==> flow/design.v <==
module alu_top (
    input             clk,
    input      [15:0] a,
    input      [15:0] b,
    input      [2:0]  opcode,
    input             mode,
    output reg [15:0] result,
    output reg        za,
    output reg        zb,
    output reg        eq,
    output reg        gt,
    output reg        lt
);
    reg [15:0] a_q, b_q;
    reg [2:0]  opcode_q;
    reg        mode_q;
    wire [15:0] alu_out;
    wire        za_w, zb_w, eq_w, gt_w, lt_w;
    ALU u_alu (.a(a_q), .b(b_q), .opcode(opcode_q), .mode(mode_q),
               .outALU(alu_out), .za(za_w), .zb(zb_w), .eq(eq_w), .gt(gt_w), .lt(lt_w));
    always @(posedge clk) begin
        a_q      <= a;
        b_q      <= b;
        opcode_q <= opcode;
        mode_q   <= mode;
        result   <= alu_out;
        za       <= za_w;
        zb       <= zb_w;
        eq       <= eq_w;
        gt       <= gt_w;
        lt       <= lt_w;
    end
endmodule

module arith(a,b,opcode,outau);
input [15:0] a;
input [15:0] b;
input [2:0] opcode;
output [15:0] outau;
reg [15:0] outau;
always@(*)
begin
	case(opcode)
	3'b000: outau = a+b;
	3'b001: outau = a * b;
	3'b010: if (a > b) begin
		outau = a - b;
		end
		else begin
		outau = b - a;
		end
	3'b011: if (a > b) begin
		outau = (b == 16'h0000) ? 16'h0000 : a / b;
		end
		else begin
		outau = (a == 16'h0000) ? 16'h0000 : b / a;
		end
	default outau = 16'h0000;
	endcase
end
endmodule
module logic_unit(a,b,opcode,outlu,za,zb,eq,gt,lt);
input [15:0] a;
input [15:0] b;
input [2:0] opcode;
output [15:0] outlu;
output za, zb,eq,gt,lt;
reg [15:0] outlu;
reg za,zb,eq,gt,lt;
always@(*)
begin
	case(opcode)
	3'b000: outlu = (a & b);
	3'b001: outlu = (a | b);
	3'b010: outlu = (~(a | b));
	3'b011: outlu = (~(a & b));
	3'b100: outlu = (~ a);
	3'b101: outlu = (~ b);
	3'b110: outlu = (a ^ b);
	3'b111: outlu = (~(a ^ b));
	endcase
end
always@(*)
begin
	if( a == b) begin
	eq = 1;
	end
	else begin
	eq = 0;
	end
	if ( a > b) begin
	gt = 1;
	end
	else begin
	gt = 0;
	end
	if ( a < b) begin
	lt = 1;
	end
	else begin
	lt = 0;
	end
	if( a == 16'h0000) begin
	za = 1;
	end
	else begin
	za = 0;
	end
	if (b == 16'h0000) begin
	zb = 1;
	end
	else begin
	zb = 0;
	end
end
endmodule
module ALU( a, b, opcode, mode, outALU, za, zb, eq, gt, lt);
input [15:0] a;
input [15:0] b;
input [2:0] opcode;
input mode;
output [15:0] outALU;
output za, zb, eq, gt, lt;
reg [15:0] outALU;
reg za, zb, eq, gt, lt;
wire [15:0] outau;
wire [15:0] outlu;
wire tza, tzb, teq, tgt, tlt;
arith a1 (.a(a), .b(b), .opcode(opcode), .outau(outau));
logic_unit l1 (.a(a), .b(b), .opcode(opcode), .outlu(outlu), .za(tza), .zb(tzb), .eq(teq), .gt(tgt), .lt(tlt));
always@(*)
begin
	if(mode == 0) begin
	outALU = outau;
	end
	else if (mode == 1) begin
	outALU = outlu;
	end
	else begin
	outALU = 16'h0000;
	end
	za = tza;
	zb = tzb;
	eq = teq;
	gt = tgt;
	lt = tlt;
end
endmodule
-- From RTL to reports: alu_top
Tool output for the design above, in the order of the flow.
Line numbers count from 1 in the design file above.
Operators carry their Yosys type and port widths (W data, S select, Z words).
Cell names lack the library's common part.
The mark - stands for no value.
- top module: alu_top
- clock input: clk
- library: sky130hd
- corner: tt_025C_1v80

-- Elaborated design
Source: Yosys, flattened and elaborated, memories not mapped. Widths are those after wreduce; folded enables and synchronous resets count as part of the registers. Registers that Yosys merges into a memory's read port (data or address) are not register bits. Print and check cells do not count. Equal cells are merged and count once.
- add/sub/neg operators at 3
- multiply operators: 1
- divide/modulo/power cells at 2
- $lt $le $gt $ge: 2
- equality and inequality tests: 8
- mux-type cells at 12
- bitwise gates (word level): 8
- noted reductions and logical operators: 3
- operators with widths (operator ; number):
    $div A16 B16 Y16 ; 2
    $mul A16 B16 Y16 ; 1
    $pmux W16 S8 ; 1
    $not A16 Y16 ; 5
    $mux W16 ; 5
    $pmux W16 S4 ; 1
    $sub A16 B16 Y16 ; 2
    $logic_not A16 Y1 ; 2
    $add A16 B16 Y16 ; 1
    $gt A16 B16 Y1 ; 1
    $lt A16 B16 Y1 ; 1
    $eq A16 B16 Y1 ; 1
    $and A16 B16 Y16 ; 1
    $or A16 B16 Y16 ; 1
    $xor A16 B16 Y16 ; 1
    $eq A3 B3 Y1 const B ; 4
    $eq A3 B2 Y1 const B ; 2
    $mux W1 ; 5
    $eq A3 B1 Y1 const B ; 1
    $logic_not A3 Y1 ; 1
- bits in registers: 57
- input port bits at 37
- word-level cells: 49

-- Depth
Depth = most cells in a row (Yosys ltp): at word level without a register or memory, in the mapped netlist without a sequential cell, where the memories' decode and read muxes count.
- depth after elaboration at 5
- ABC_AREA at 0
- gate-level depth with buffers at 169

-- Mapped cells and area
Source: synth_stat.txt of the flow (Yosys; design flattened, memories mapped). It holds for the ABC_AREA given above (unset counts as 0); a run with the other value may have another netlist.
- noted mapped cells: 2167
- chip area (Yosys): 16218.1 um^2
- area of sequential cells: 1141.1 um^2
- flip-flops at 57
- cell types (cell ; number ; total area (um^2)):
    ha_1 ; 248 ; 3.1E+03
    fa_1 ; 83 ; 1.66E+03
    dfxtp_1 ; 57 ; 1.14E+03
    xnor2_1 ; 99 ; 867.082
    nand2_1 ; 229 ; 859.574
    a21oi_1 ; 167 ; 835.802
    nor2_1 ; 202 ; 758.227
    inv_1 ; 195 ; 731.952
    o21ai_0 ; 112 ; 560.538
    mux2i_1 ; 49 ; 490.47
    mux2_2 ; 37 ; 416.65
    xor2_1 ; 45 ; 394.128
    a21o_1 ; 38 ; 285.274
    nor3_1 ; 52 ; 260.25
    o211ai_1 ; 32 ; 240.23
    clkbuf_1 ; 63 ; 236.477
    nand3_1 ; 41 ; 205.197
    o21a_1 ; 25 ; 187.68
Other cell types: 76; their cells: 393.
By module: a second synthesis without flattening, with its own total; a netlist apart from the flattened one above.
- cell total of the unflattened synthesis at 2257
- area total of the unflattened synthesis: 17450.5 um^2
Rows give one instance, submodules left out.
- by module (module ; instances ; cells ; area (um^2) ; sequential area (um^2)):
    arith ; 1 ; 1885 ; 13818.3 ; 0.0
    logic_unit ; 1 ; 297 ; 2242.2 ; 0.0
    alu_top ; 1 ; 57 ; 1141.1 ; 1141.1
    ALU ; 1 ; 18 ; 249.0 ; 0.0

-- Worst setup path after synthesis
Path of least setup slack by OpenSTA after synthesis, without wires, with an ideal clock, recovery checks aside; 20% of the period is set as input and as output delay. Where synthesis merged equal registers, the netlist keeps one of their names.
- kind: flip-flop to flip-flop
- from: reg a_q[4]
- to: reg result[0]
- clock period at 45.0 ns
- noted data arrival time: 30.382 ns
- setup slack at 14.495 ns
- noted path delay: 30.505 ns
- stages at 148
- period reached after synthesis: 30.505 ns
"path delay" = arrival - input delay + setup time.
"stages" counts driving pins, that of a launching flip-flop among them; a cell with two outputs on the path counts twice.
"period reached after synthesis" is the clock period less the worst setup slack; recovery checks do not enter. This is arithmetic on one report: input and output delays are still those of the set period (20% each).
The rows between start and end are the longest chain of elaborated cells between them; the timing report does not say that the signal goes this way. Where chains are equally long, one stands for them.
Each line given opens the expression or statement behind the cell; cells for indexed reads and writes are added by Yosys, which also makes memories of some case tables.
- cell sequence: dfxtp_1 -> clkbuf_1 -> clkinv_1 -> ha_1 -> buf_2 -> nor4_4 -> o31ai_2 -> a31oi_4 -> o21ai_4 -> inv_4 -> buf_8 -> buf_2 -> buf_1 -> clkbuf_1 -> clkbuf_1 -> nor2_1 -> a21oi_1 -> ha_1 -> [112 not listed] -> ha_1 -> o21a_1 -> o21a_1 -> o211ai_1 -> a31oi_1 -> nor2_1 -> a21oi_1 -> a41oi_1 -> a21bo_2 -> clkbuf_1 -> clkbuf_1 -> mux2_2 -> ha_1 -> a21oi_1 -> nor4_1 -> a2111oi_0 -> and3_1 -> a21oi_1
- length of the longest elaborated chain: 5
- elaborated cells between the ends (all ways) at 10
- ends and longest elaborated chain, post-synthesis (element ; RTL line ; RTL):
    from (decl) ; 14 ; reg [15:0] a_q, b_q;
    from (assign) ; 22 ; a_q      <= a;
    $div A16 B16 Y16 ; 56 ; outau = (a == 16'h0000) ? 16'h0000 : b / a;
    $mux W16 ; 56 ;
    $mux W16 ; 52 ; 3'b011: if (a > b) begin
    $pmux W16 S4 ; 43 ; case(opcode)
    $mux W16 ; 133 ; if(mode == 0) begin
    to (assign) ; 26 ; result   <= alu_out;
    to (decl) ; 7 ; output reg [15:0] result,

-- Timing after layout
From the final timing report of entry A: the path of least setup slack in the routed layout; clock arrival at registers is part of the times.
- kind: flip-flop to flip-flop
- from: reg b_q[3]
- to: reg result[0]
- clock period at 25.3 ns
- noted data arrival time: 27.15 ns
- setup slack at -1.60 ns
- stages at 146
The rows between start and end are the longest chain of elaborated cells between them; the timing report does not say that the signal goes this way. Where chains are equally long, one stands for them.
- cell sequence: dfxtp_1 -> inv_1 -> ha_1 -> nor2b_1 -> o31ai_4 -> a31oi_4 -> o21ai_4 -> inv_4 -> mux2i_4 -> ha_4 -> nand3_2 -> and2_4 -> ha_4 -> o21ai_2 -> nand2b_1 -> nand2_1 -> mux2i_1 -> nand2_1 -> [110 not listed] -> o21a_1 -> o211ai_1 -> a31oi_1 -> nor2_1 -> a21oi_2 -> a41oi_2 -> a21bo_4 -> buf_4 -> nor2_1 -> a21o_1 -> ha_1 -> a21o_1 -> a21o_1 -> a21oi_1 -> nor2b_1 -> o21ai_1 -> and3_1 -> a21oi_2
- length of the longest elaborated chain: 5
- elaborated cells between the ends (all ways) at 10
- ends and longest elaborated chain, after layout (element ; RTL line ; RTL):
    from (decl) ; 14 ; reg [15:0] a_q, b_q;
    from (assign) ; 23 ; b_q      <= b;
    $div A16 B16 Y16 ; 56 ; outau = (a == 16'h0000) ? 16'h0000 : b / a;
    $mux W16 ; 56 ;
    $mux W16 ; 52 ; 3'b011: if (a > b) begin
    $pmux W16 S4 ; 43 ; case(opcode)
    $mux W16 ; 133 ; if(mode == 0) begin
    to (assign) ; 26 ; result   <= alu_out;
    to (decl) ; 7 ; output reg [15:0] result,

==> runs of alu_top <==
Module alu_top, platform sky130hd: 6 stored runs of the flow (Yosys, OpenROAD) with differing settings, in no particular order. Input and output delays are each 20% of the period that was set; the output load is 0.01 pF.
By "achieved clock period" is meant the clock period of the run minus its worst setup slack. This is arithmetic on one report: input and output delays are still those of the set period (20% each).
"time used up by the worst setup path" is the time allowed to the run's worst setup path (the clock period less input and output delay, where it has them) less its slack. Clock arrival times count: a late capture clock shortens it, a late launch clock lengthens it.
By "power consumption" is meant OpenSTA's value without simulated activity: inputs other than the clock are taken to toggle once in ten clock periods, and the tool carries that through the logic.

Entry A
Settings were CELL_PAD_IN_SITES_DETAIL_PLACEMENT = 0; CELL_PAD_IN_SITES_GLOBAL_PLACEMENT = 2; CORE_MARGIN = 4; CORE_UTILIZATION = 41; CTS_CLUSTER_DIAMETER = 218; GPL_TIMING_DRIVEN = 1; MIN_ROUTING_LAYER = met1; PLACE_DENSITY_LB_ADDON = 0.03; SETUP_SLACK_MARGIN = 0.82; period_ns = 25.3; CAP_MARGIN = 20; SLEW_MARGIN = 20
- chip area in the Yosys report at 16218.1 um^2
- die outline area: 42801.4 um^2
- noted the standard-cell area after routing: 24717.5 um^2
- noted the utilization in the final report: 63.5%
- worst setup slack after layout at -1.595 ns
- noted the total negative slack: -2.676 ns
- worst hold slack: 0.808 ns
- power consumption at 0.001837 W
- achieved clock period: 26.895 ns
- noted the time used up by the worst setup path: 26.90 ns
- worst path kind: flip-flop to flip-flop

Entry B
Settings were ABC_AREA = 1; CELL_PAD_IN_SITES_GLOBAL_PLACEMENT = 3; GPL_TIMING_DRIVEN = 0; HOLD_SLACK_MARGIN = -0.02; SLEW_MARGIN = 25; period_ns = 45.0; CAP_MARGIN = 20; CORE_MARGIN = 2; CORE_UTILIZATION = 40
- chip area in the Yosys report at 15633.7 um^2
- die outline area: 40680.9 um^2
- noted the standard-cell area after routing: 17205.3 um^2
- noted the utilization in the final report: 44.5%
- worst setup slack after layout at 6.769 ns
- noted the total negative slack: 0.000 ns
- worst hold slack: 0.711 ns
- power consumption at 0.0006308 W
- achieved clock period: 38.231 ns
- noted the time used up by the worst setup path: 38.23 ns
- worst path kind: flip-flop to flip-flop

Entry C
Settings were CELL_PAD_IN_SITES_GLOBAL_PLACEMENT = 1; CORE_ASPECT_RATIO = 0.84; period_ns = 45.0; CAP_MARGIN = 20; CORE_MARGIN = 2; CORE_UTILIZATION = 40; SLEW_MARGIN = 20
- chip area in the Yosys report at 16218.1 um^2
- die outline area: 42177.5 um^2
- noted the standard-cell area after routing: 17658.2 um^2
- noted the utilization in the final report: 44.3%
- worst setup slack after layout at 7.909 ns
- noted the total negative slack: 0.000 ns
- worst hold slack: 0.805 ns
- power consumption at 0.0008115 W
- achieved clock period: 37.091 ns
- noted the time used up by the worst setup path: 37.09 ns
- worst path kind: flip-flop to flip-flop

Entry D
Settings were period_ns = 37.1; CAP_MARGIN = 20; CORE_MARGIN = 2; CORE_UTILIZATION = 40; SLEW_MARGIN = 20
- chip area in the Yosys report at 16218.1 um^2
- die outline area: 42172.7 um^2
- noted the standard-cell area after routing: 17604.4 um^2
- noted the utilization in the final report: 44.1%
- worst setup slack after layout at 2.703 ns
- noted the total negative slack: 0.000 ns
- worst hold slack: 0.806 ns
- power consumption at 0.0009408 W
- achieved clock period: 34.397 ns
- noted the time used up by the worst setup path: 34.40 ns
- worst path kind: flip-flop to flip-flop

Entry E
Settings were ABC_AREA = 1; CAP_MARGIN = 15; CELL_PAD_IN_SITES_DETAIL_PLACEMENT = 2; CELL_PAD_IN_SITES_GLOBAL_PLACEMENT = 2; CORE_ASPECT_RATIO = 1.69; CTS_CLUSTER_SIZE = 66; GPL_ROUTABILITY_DRIVEN = 1; GPL_TIMING_DRIVEN = 0; HOLD_SLACK_MARGIN = -0.02; SLEW_MARGIN = 10; TNS_END_PERCENT = 10; period_ns = 45.0; CORE_MARGIN = 2; CORE_UTILIZATION = 40
- chip area in the Yosys report at 15633.7 um^2
- die outline area: 40736.4 um^2
- noted the standard-cell area after routing: 17164.0 um^2
- noted the utilization in the final report: 44.4%
- worst setup slack after layout at 5.143 ns
- noted the total negative slack: 0.000 ns
- worst hold slack: 0.735 ns
- power consumption at 0.0006876 W
- achieved clock period: 39.857 ns
- noted the time used up by the worst setup path: 39.86 ns
- worst path kind: flip-flop to flip-flop

Entry F
Settings were CAP_MARGIN = 5; CELL_PAD_IN_SITES_DETAIL_PLACEMENT = 2; CELL_PAD_IN_SITES_GLOBAL_PLACEMENT = 1; CORE_ASPECT_RATIO = 0.84; CORE_UTILIZATION = 21; HOLD_SLACK_MARGIN = 0.21; MAX_ROUTING_LAYER = met4; MIN_ROUTING_LAYER = met2; SETUP_SLACK_MARGIN = 5.0; SLEW_MARGIN = 30; TNS_END_PERCENT = 70; period_ns = 45.0; CORE_MARGIN = 2
- chip area in the Yosys report at 16218.1 um^2
- die outline area: 79476.5 um^2
- noted the standard-cell area after routing: 18676.7 um^2
- noted the utilization in the final report: 24.4%
- worst setup slack after layout at 7.194 ns
- noted the total negative slack: 0.000 ns
- worst hold slack: 0.854 ns
- power consumption at 0.001001 W
- achieved clock period: 37.806 ns
- noted the time used up by the worst setup path: 37.81 ns
- worst path kind: flip-flop to flip-flop
